==> flow/design.v <==
module dff(out_a, in_a, clk);
	parameter bitwidth = 8;
	input signed[bitwidth - 1:0]in_a;
	input clk;
	output signed[bitwidth - 1:0]out_a;
	reg signed[bitwidth - 1:0]out_a;
	always@(posedge clk)
		out_a <= in_a;
 endmodule
module mul(out, in_c, in_a);
	input signed[7:0] in_a, in_c;
	output signed[13:0] out;
	wire signed[15:0]sum;
	assign sum = in_a * in_c;
	assign out = sum[15:2];
endmodule
module adder(sum, a, b, c, d);
	parameter bitwidth = 14;
	input signed[bitwidth - 1:0]a, b, c, d;
	output signed[bitwidth + 1:0]sum;
	assign sum = a + b + c + d;
endmodule
module total_fir(total_out, x_in, clk);
	input clk;
	input signed[7:0]x_in;
	output signed[15:0]total_out;
	wire signed[7:0]c0 = 8'b0_0010001;
	wire signed[7:0]c1 = 8'b1_1010111;
	wire signed[7:0]c2 = 8'b0_0011000;
	wire signed[7:0]c3 = 8'b1_1000110;
	wire signed[7:0]c4 = 8'b1_0001100;
	wire signed[7:0]c5 = 8'b0_1010110;
	wire signed[7:0]c6 = 8'b1_0011010;
	wire signed[7:0]c7 = 8'b0_0111010;
	wire signed[7:0]c8 = 8'b1_1110000;
	wire signed[7:0]c9 = 8'b0_1111111;
	wire signed[7:0]c10 = 8'b0_0001111;
	wire signed[7:0]c11 = 8'b1_1110111;
	wire signed[7:0]c12 = 8'b1_1101011;
	wire signed[7:0]c13 = 8'b1_0110110;
	wire signed[7:0]c14 = 8'b1_0111100;
	wire signed[7:0]c15 = 8'b1_1010000;
	wire signed[7:0]in_a;
	wire signed[7:0]d1_eigh_out, d2_eigh_out, d3_eigh_out, d4_eigh_out, d5_eigh_out, d6_eigh_out,
					d7_eigh_out, d8_eigh_out, d9_eigh_out, d10_eigh_out, d11_eigh_out, d12_eigh_out,
					d13_eigh_out, d14_eigh_out, d15_eigh_out, d16_eigh_out;
	wire signed[13:0]m1_out, m2_out, m3_out, m4_out, m5_out, m6_out, m7_out, m8_out, m9_out, m10_out,
					m11_out, m12_out, m13_out, m14_out, m15_out, m16_out; 
	wire signed[13:0]d1_fort_out, d2_fort_out, d3_fort_out,  d4_fort_out, d5_fort_out, d6_fort_out,
					d7_fort_out, d8_fort_out, d9_fort_out, d10_fort_out, d11_fort_out, d12_fort_out,
					d13_fort_out, d14_fort_out, d15_fort_out, d16_fort_out;
	wire signed[15:0]a1_out, a2_out, a3_out, a4_out;
	wire signed[15:0]d1_sixt_out, d2_sixt_out, d3_sixt_out, d4_sixt_out;
	wire signed[17:0]total_tmp, a5_out;
	assign in_a = x_in;
	dff #(8) dff_1_eigh( .out_a(d1_eigh_out), .in_a(in_a), .clk(clk) );
	mul mul_1( .out(m1_out), .in_c(c15), .in_a(d1_eigh_out) );
	dff #(14) dff_1_fort( .out_a(d1_fort_out), .in_a(m1_out), .clk(clk) );
	dff #(8) dff_2_eigh( .out_a(d2_eigh_out), .in_a(d1_eigh_out), .clk(clk) );
	mul mul_2( .out(m2_out), .in_c(c14), .in_a(d2_eigh_out) );
	dff #(14) dff_2_fort( .out_a(d2_fort_out), .in_a(m2_out), .clk(clk) );
	dff #(8) dff_3_eigh( .out_a(d3_eigh_out), .in_a(d2_eigh_out), .clk(clk) );
	mul mul_3( .out(m3_out), .in_c(c13), .in_a(d3_eigh_out) );
	dff #(14) dff_3_fort( .out_a(d3_fort_out), .in_a(m3_out), .clk(clk) );
	dff #(8) dff_4_eigh( .out_a(d4_eigh_out), .in_a(d3_eigh_out), .clk(clk) );
	mul mul_4( .out(m4_out), .in_c(c12), .in_a(d4_eigh_out) );
	dff #(14) dff_4_fort( .out_a(d4_fort_out), .in_a(m4_out), .clk(clk) );
	adder #(14) adder_1( .sum(a1_out), .a(d1_fort_out), .b(d2_fort_out), .c(d3_fort_out), .d(d4_fort_out) );
	dff #(16) dff_1_sixt( .out_a(d1_sixt_out), .in_a(a1_out), .clk(clk) );
	dff #(8) dff_5_eigh( .out_a(d5_eigh_out), .in_a(d4_eigh_out), .clk(clk) );
	mul mul_5( .out(m5_out), .in_c(c11), .in_a(d5_eigh_out) );
	dff #(14) dff_5_fort( .out_a(d5_fort_out), .in_a(m5_out), .clk(clk) );
	dff #(8) dff_6_eigh( .out_a(d6_eigh_out), .in_a(d5_eigh_out), .clk(clk) );
	mul mul_6( .out(m6_out), .in_c(c10), .in_a(d6_eigh_out) );
	dff #(14) dff_6_fort( .out_a(d6_fort_out), .in_a(m6_out), .clk(clk) );
	dff #(8) dff_7_eigh( .out_a(d7_eigh_out), .in_a(d6_eigh_out), .clk(clk) );
	mul mul_7( .out(m7_out), .in_c(c9), .in_a(d7_eigh_out) );
	dff #(14) dff_7_fort( .out_a(d7_fort_out), .in_a(m7_out), .clk(clk) );
	dff #(8) dff_8_eigh( .out_a(d8_eigh_out), .in_a(d7_eigh_out), .clk(clk) );
	mul mul_8( .out(m8_out), .in_c(c8), .in_a(d8_eigh_out) );
	dff #(14) dff_8_fort( .out_a(d8_fort_out), .in_a(m8_out), .clk(clk) );
	adder #(14) adder_2( .sum(a2_out), .a(d5_fort_out), .b(d6_fort_out), .c(d7_fort_out), .d(d8_fort_out) );
	dff #(16) dff_2_sixt( .out_a(d2_sixt_out), .in_a(a2_out), .clk(clk) );
	dff #(8) dff_9_eigh( .out_a(d9_eigh_out), .in_a(d8_eigh_out), .clk(clk) );
	mul mul_9( .out(m9_out), .in_c(c7), .in_a(d9_eigh_out) );
	dff #(14) dff_9_fort( .out_a(d9_fort_out), .in_a(m9_out), .clk(clk) );
	dff #(8) dff_10_eigh( .out_a(d10_eigh_out), .in_a(d9_eigh_out), .clk(clk) );
	mul mul_10( .out(m10_out), .in_c(c6), .in_a(d10_eigh_out) );
	dff #(14) dff_10_fort( .out_a(d10_fort_out), .in_a(m10_out), .clk(clk) );
	dff #(8) dff_11_eigh( .out_a(d11_eigh_out), .in_a(d10_eigh_out), .clk(clk) );
	mul mul_11( .out(m11_out), .in_c(c5), .in_a(d11_eigh_out) );
	dff #(14) dff_11_fort( .out_a(d11_fort_out), .in_a(m11_out), .clk(clk) );
	dff #(8) dff_12_eigh( .out_a(d12_eigh_out), .in_a(d11_eigh_out), .clk(clk) );
	mul mul_12( .out(m12_out), .in_c(c4), .in_a(d12_eigh_out) );
	dff #(14) dff_12_fort( .out_a(d12_fort_out), .in_a(m12_out), .clk(clk) );
	adder #(14) adder_3( .sum(a3_out), .a(d9_fort_out), .b(d10_fort_out), .c(d11_fort_out), .d(d12_fort_out) );
	dff #(16) dff_3_sixt( .out_a(d3_sixt_out), .in_a(a3_out), .clk(clk) );
	dff #(8) dff_13_eigh( .out_a(d13_eigh_out), .in_a(d12_eigh_out), .clk(clk) );
	mul mul_13( .out(m13_out), .in_c(c3), .in_a(d13_eigh_out) );
	dff #(14) dff_13_fort( .out_a(d13_fort_out), .in_a(m13_out), .clk(clk) );
	dff #(8) dff_14_eigh( .out_a(d14_eigh_out), .in_a(d13_eigh_out), .clk(clk) );
	mul mul_14( .out(m14_out), .in_c(c2), .in_a(d14_eigh_out) );
	dff #(14) dff_14_fort( .out_a(d14_fort_out), .in_a(m14_out), .clk(clk) );
	dff #(8) dff_15_eigh( .out_a(d15_eigh_out), .in_a(d14_eigh_out), .clk(clk) );
	mul mul_15( .out(m15_out), .in_c(c1), .in_a(d15_eigh_out) );
	dff #(14) dff_15_fort( .out_a(d15_fort_out), .in_a(m15_out), .clk(clk) );
	dff #(8) dff_16_eigh( .out_a(d16_eigh_out), .in_a(d15_eigh_out), .clk(clk) );
	mul mul_16( .out(m16_out), .in_c(c0), .in_a(d16_eigh_out) );
	dff #(14) dff_16_fort( .out_a(d16_fort_out), .in_a(m16_out), .clk(clk) );
	adder #(14) adder_4( .sum(a4_out), .a(d13_fort_out), .b(d14_fort_out), .c(d15_fort_out), .d(d16_fort_out) );
	dff #(16) dff_4_sixt( .out_a(d4_sixt_out), .in_a(a4_out), .clk(clk) );
	adder #(16) adder_5( .sum(a5_out), .a(d1_sixt_out), .b(d2_sixt_out), .c(d3_sixt_out), .d(d4_sixt_out) );
	dff #(18) dff_eighteen( .out_a(total_tmp), .in_a(a5_out), .clk(clk) );
	assign total_out = total_tmp[17:2];
endmodule
* Tool chain data of total_fir
Tool output for the design above, in the order of the flow. Line numbers count from 1 in the design file above. A cell with n/a has no value.
Design: top total_fir, clock input clk, library sky130hd, timing corner tt_025C_1v80

* After elaboration
Source: Yosys, flattened and elaborated, memories not mapped. Widths are those after wreduce; folded enables and synchronous resets count as part of the registers. Registers that Yosys merges into a memory's read port (data or address) are not register bits. Print and check cells do not count. Equal cells are merged and count once.
Cells by class: add/subtract/negate cells 16, $mul 15, divide/modulo/power cells 0, magnitude comparators 0, eq/ne operators 0, shift-type cells 0, multiplexer cells 0, bitwise gates (word level) 0, reduce/logical cells 0
Operators by type and width (count):
- multiplier 8 x 6 -> 14 bit (second input constant) | 6
- multiplier 8 x 7 -> 15 bit (second input constant) | 4
- multiplier 8 x 5 -> 13 bit (second input constant) | 2
- multiplier 8 x 8 -> 16 bit (second input constant) | 1
- adder 16 x 14 -> 16 bit | 5
- multiplier 8 x 3 -> 11 bit (second input constant) | 2
- adder 18 x 16 -> 18 bit | 2
- adder 16 x 12 -> 16 bit | 2
- adder 13 x 14 -> 15 bit | 2
- adder 16 x 16 -> 17 bit | 1
- adder 15 x 13 -> 16 bit | 1
- adder 14 x 14 -> 15 bit | 1
- adder 11 x 11 -> 12 bit | 1
- negation 8 -> 12 bit | 1
Word-level totals: register bits 416, latch bits 0, RAM bits 0, bits in read-only memories 0, clocked read ports x word width 0, memory cells 0, input port bits 9, output and inout port bits 16

* Depth
Depth = most cells in a row (Yosys ltp): at word level without a register or memory, in the mapped netlist without a sequential cell, where the memories' decode and read muxes count.
Depth: depth in word-level cells 3, ABC_AREA 0, depth in mapped cells 19, depth with buffers taken out 18

* After synthesis
Yosys stat after the flow's synthesis: flattened, memories mapped to cells. It holds for the ABC_AREA given above (unset counts as 0); a run with the other value may have another netlist. The area totals of this step are shown rounded.
Cell types:
- sky130_fd_sc_hd__dfxtp_1 | count 403, total area 8.07E+03 um2
- sky130_fd_sc_hd__ha_1 | count 576, total area 7.21E+03 um2
- sky130_fd_sc_hd__fa_1 | count 279, total area 5.59E+03 um2
- sky130_fd_sc_hd__inv_1 | count 617, total area 2.32E+03 um2
- sky130_fd_sc_hd__xnor2_1 | count 177, total area 1.55E+03 um2
- sky130_fd_sc_hd__a21oi_1 | count 146, total area 730.701 um2
- sky130_fd_sc_hd__xor2_1 | count 67, total area 586.813 um2
- sky130_fd_sc_hd__nor2_1 | count 135, total area 506.736 um2
- sky130_fd_sc_hd__a21o_1 | count 60, total area 450.432 um2
- sky130_fd_sc_hd__o21ai_0 | count 84, total area 420.403 um2
- sky130_fd_sc_hd__nand2_1 | count 102, total area 382.867 um2
- sky130_fd_sc_hd__nor3_1 | count 58, total area 290.278 um2
- sky130_fd_sc_hd__o211ai_1 | count 26, total area 195.187 um2
- sky130_fd_sc_hd__o21a_1 | count 26, total area 195.187 um2
- sky130_fd_sc_hd__nor2b_1 | count 28, total area 175.168 um2
- sky130_fd_sc_hd__nand3_1 | count 29, total area 145.139 um2
- sky130_fd_sc_hd__o21bai_1 | count 18, total area 135.13 um2
- sky130_fd_sc_hd__nand2b_1 | count 20, total area 125.12 um2
Other cell types: 49; their cells: 219.
Synthesis totals: standard cells after synthesis 3070, chip area (Yosys) 31000 um2, mapped flip-flops 403, buffers 13
By module: a second synthesis without flattening, with its own total; a netlist apart from the flattened one above.
Second synthesis, totals: cell total of the unflattened synthesis 5926, area total of the unflattened synthesis 57000 um2
Rows give one instance, submodules left out.
Modules:
- mul | times used 16, cells 281, area 2500 um2, seq. area 0.0 um2
- adder (bitwidth=14) | times used 4, cells 193, area 1600 um2, seq. area 0.0 um2
- dff (bitwidth=14) | times used 16, cells 14, area 280 um2, seq. area 280 um2
- dff (bitwidth=8) | times used 16, cells 8, area 160 um2, seq. area 160 um2
- adder (bitwidth=16) | times used 1, cells 222, area 1800 um2, seq. area 0.0 um2
- dff (bitwidth=16) | times used 4, cells 16, area 320 um2, seq. area 320 um2
- dff (bitwidth=18) | times used 1, cells 18, area 360 um2, seq. area 360 um2
- total_fir | times used 1, cells 2, area 7.5 um2, seq. area 0.0 um2

* Worst setup path after synthesis
Source: OpenSTA report_checks on the synthesized netlist (no wires, ideal clock, input and output delay 20% of the period each), path of least setup slack; recovery checks are left aside. Register names are those of the netlist, which keeps one name where synthesis merged equal registers.
Timing path post-synthesis: kind register -> register, start reg dff_7_eigh.out_a[7], end reg dff_7_fort.out_a[11], clock period 5000 ps, library setup time 106 ps, launch time at the first pin 0 ps, arrival time 4423 ps, required time 4894 ps, path slack 471 ps, path delay 4529 ps, driving pins on the path 15, buffers on the path 1, synthesis period reached 4529 ps
"path delay" = arrival - input delay + setup time. "driving pins on the path" counts driving pins, that of a launching flip-flop among them; a cell with two outputs on the path counts twice. "synthesis period reached" is the clock period less the worst setup slack; recovery checks do not enter. This is arithmetic on one report: input and output delays are still those of the set period (20% each). The rows between start and end are the longest chain of elaborated cells between them; the timing report does not say that the signal goes this way. Where chains are equally long, one stands for them. Each line given opens the expression or statement behind the cell; cells for indexed reads and writes are added by Yosys, which also makes memories of some case tables.
On the way, post-synthesis: cell sequence sky130_fd_sc_hd__dfxtp_1 sky130_fd_sc_hd__buf_1 sky130_fd_sc_hd__inv_1 sky130_fd_sc_hd__fa_1 sky130_fd_sc_hd__inv_1 sky130_fd_sc_hd__fa_1 sky130_fd_sc_hd__fa_1 sky130_fd_sc_hd__inv_1 sky130_fd_sc_hd__fa_1 sky130_fd_sc_hd__inv_1 sky130_fd_sc_hd__ha_1 sky130_fd_sc_hd__or3_1 sky130_fd_sc_hd__o21ai_0 sky130_fd_sc_hd__nor2_1 sky130_fd_sc_hd__o311ai_0, length of the longest elaborated chain 1
RTL lines, path post-synthesis:
- start: declaration | RTL line 5 | output signed[bitwidth - 1:0]out_a;
- start: assignment | RTL line 8 | out_a <= in_a;
- multiplier 8 x 8 -> 16 bit | RTL line 14 | assign sum = in_a * in_c;
- end: assignment | RTL line 8
- end: declaration | RTL line 5

* Path in the finished layout
Path of least setup slack in the final report of job 1 (OpenROAD, finished layout, wires in). Where an end is a register, its clock arrival counts in the times. The path's times are printed in steps of 10 ps; the period is the one set.
Timing path post-layout: kind register -> register, start reg dff_6_fort.out_a[0], end reg dff_2_sixt.out_a[13], clock period 5410 ps, library setup time 110 ps, launch time at the first pin 590 ps, arrival time 4520 ps, required time 5890 ps, path slack 1370 ps, driving pins on the path 18, buffers on the path 0
The rows between start and end are the longest chain of elaborated cells between them; the timing report does not say that the signal goes this way. Where chains are equally long, one stands for them.
On the way, post-layout: cell sequence sky130_fd_sc_hd__dfxtp_1 sky130_fd_sc_hd__ha_1 sky130_fd_sc_hd__inv_1 sky130_fd_sc_hd__fa_1 sky130_fd_sc_hd__nor2b_1 sky130_fd_sc_hd__o21ai_0 sky130_fd_sc_hd__a21o_1 sky130_fd_sc_hd__a31oi_2 sky130_fd_sc_hd__or4_1 sky130_fd_sc_hd__nand3_1 sky130_fd_sc_hd__fa_1 sky130_fd_sc_hd__ha_1 sky130_fd_sc_hd__inv_1 sky130_fd_sc_hd__o21bai_1 sky130_fd_sc_hd__a21oi_1 sky130_fd_sc_hd__o21ai_0 sky130_fd_sc_hd__a41o_1 sky130_fd_sc_hd__a311oi_1, length of the longest elaborated chain 3
RTL lines, path post-layout:
- start: declaration | RTL line 5 | output signed[bitwidth - 1:0]out_a;
- start: assignment | RTL line 8 | out_a <= in_a;
- adder 11 x 11 -> 12 bit | RTL line 21 | assign sum = a + b + c + d;
- adder 16 x 14 -> 16 bit x2 | RTL line 21
- end: assignment | RTL line 8
- end: declaration | RTL line 5

Appendix: measured runs

Design total_fir on sky130hd. What follows are 6 stored runs of the flow, each under its own settings; their order means nothing. The constraints put input and output delay at 20% of the set period each and load the outputs with 0.01 pF.
"clock period achieved": clock period set for the run, less the worst setup slack. It is reckoned from that one timing run; input and output delays stay at 20% of the period that was set.
By "worst path time" is meant the share of the clock period that the worst setup path is allowed (20% is reserved at inputs, 20% at outputs), minus its slack. Clock arrival times at its registers enter into it.
"worst path time" is given in steps of 10 ps.
Values from the reports are rounded here.

* Job 1 | settings: ABC_AREA 0; CELL_PAD_IN_SITES_GLOBAL_PLACEMENT 3; CORE_MARGIN 3; CORE_UTILIZATION 34; PLACE_DENSITY 0.8; SETUP_SLACK_MARGIN 1.27; period_ns 5.41; CAP_MARGIN 20; SLEW_MARGIN 20 | results: utilization after layout 0.39; worst path time 4040 ps; critical path type register -> register; clock period achieved 4040 ps; chip area in the Yosys report 31000 um2; standard-cell area after layout 35000 um2; die size 94000 um2; smallest setup slack 1400 ps
* Job 2 | settings: CELL_PAD_IN_SITES_GLOBAL_PLACEMENT 1; CORE_MARGIN 4; CORE_UTILIZATION 67; GPL_ROUTABILITY_DRIVEN 0; GPL_TIMING_DRIVEN 1; PLACE_DENSITY_LB_ADDON 0.27; SETUP_SLACK_MARGIN 0.86; period_ns 4.41; CAP_MARGIN 20; SLEW_MARGIN 20 | results: utilization after layout 0.81; worst path time 3860 ps; critical path type register -> register; clock period achieved 3859 ps; chip area in the Yosys report 31000 um2; standard-cell area after layout 37000 um2; die size 49000 um2; smallest setup slack 550 ps
* Job 3 | settings: CORE_ASPECT_RATIO 1.95; CTS_CLUSTER_SIZE 48; GPL_ROUTABILITY_DRIVEN 0; HOLD_SLACK_MARGIN 0.3; MIN_ROUTING_LAYER met2; PLACE_DENSITY_LB_ADDON 0.13; TNS_END_PERCENT 25; period_ns 5.0; CAP_MARGIN 20; CORE_MARGIN 2; CORE_UTILIZATION 40; SLEW_MARGIN 20 | results: utilization after layout 0.44; worst path time 4470 ps; critical path type register -> register; clock period achieved 4468 ps; chip area in the Yosys report 31000 um2; standard-cell area after layout 34000 um2; die size 79000 um2; smallest setup slack 530 ps
* Job 4 | settings: CELL_PAD_IN_SITES_GLOBAL_PLACEMENT 2; CORE_UTILIZATION 17; GPL_ROUTABILITY_DRIVEN 0; HOLD_SLACK_MARGIN 0.05; period_ns 5.0; CAP_MARGIN 20; CORE_MARGIN 2; SLEW_MARGIN 20 | results: utilization after layout 0.2; worst path time 4490 ps; critical path type register -> register; clock period achieved 4489 ps; chip area in the Yosys report 31000 um2; standard-cell area after layout 36000 um2; die size 180000 um2; smallest setup slack 510 ps
* Job 5 | settings: period_ns 3.13; CAP_MARGIN 20; CORE_MARGIN 2; CORE_UTILIZATION 40; SLEW_MARGIN 20 | results: utilization after layout 0.56; worst path time 3730 ps; critical path type register -> register; clock period achieved 3727 ps; chip area in the Yosys report 31000 um2; standard-cell area after layout 42000 um2; die size 79000 um2; smallest setup slack -600 ps
* Job 6 | settings: GPL_ROUTABILITY_DRIVEN 0; HOLD_SLACK_MARGIN 0.05; PLACE_DENSITY_LB_ADDON 0.18; period_ns 5.0; CAP_MARGIN 20; CORE_MARGIN 2; CORE_UTILIZATION 40; SLEW_MARGIN 20 | results: utilization after layout 0.44; worst path time 4440 ps; critical path type register -> register; clock period achieved 4442 ps; chip area in the Yosys report 31000 um2; standard-cell area after layout 34000 um2; die size 79000 um2; smallest setup slack 560 ps
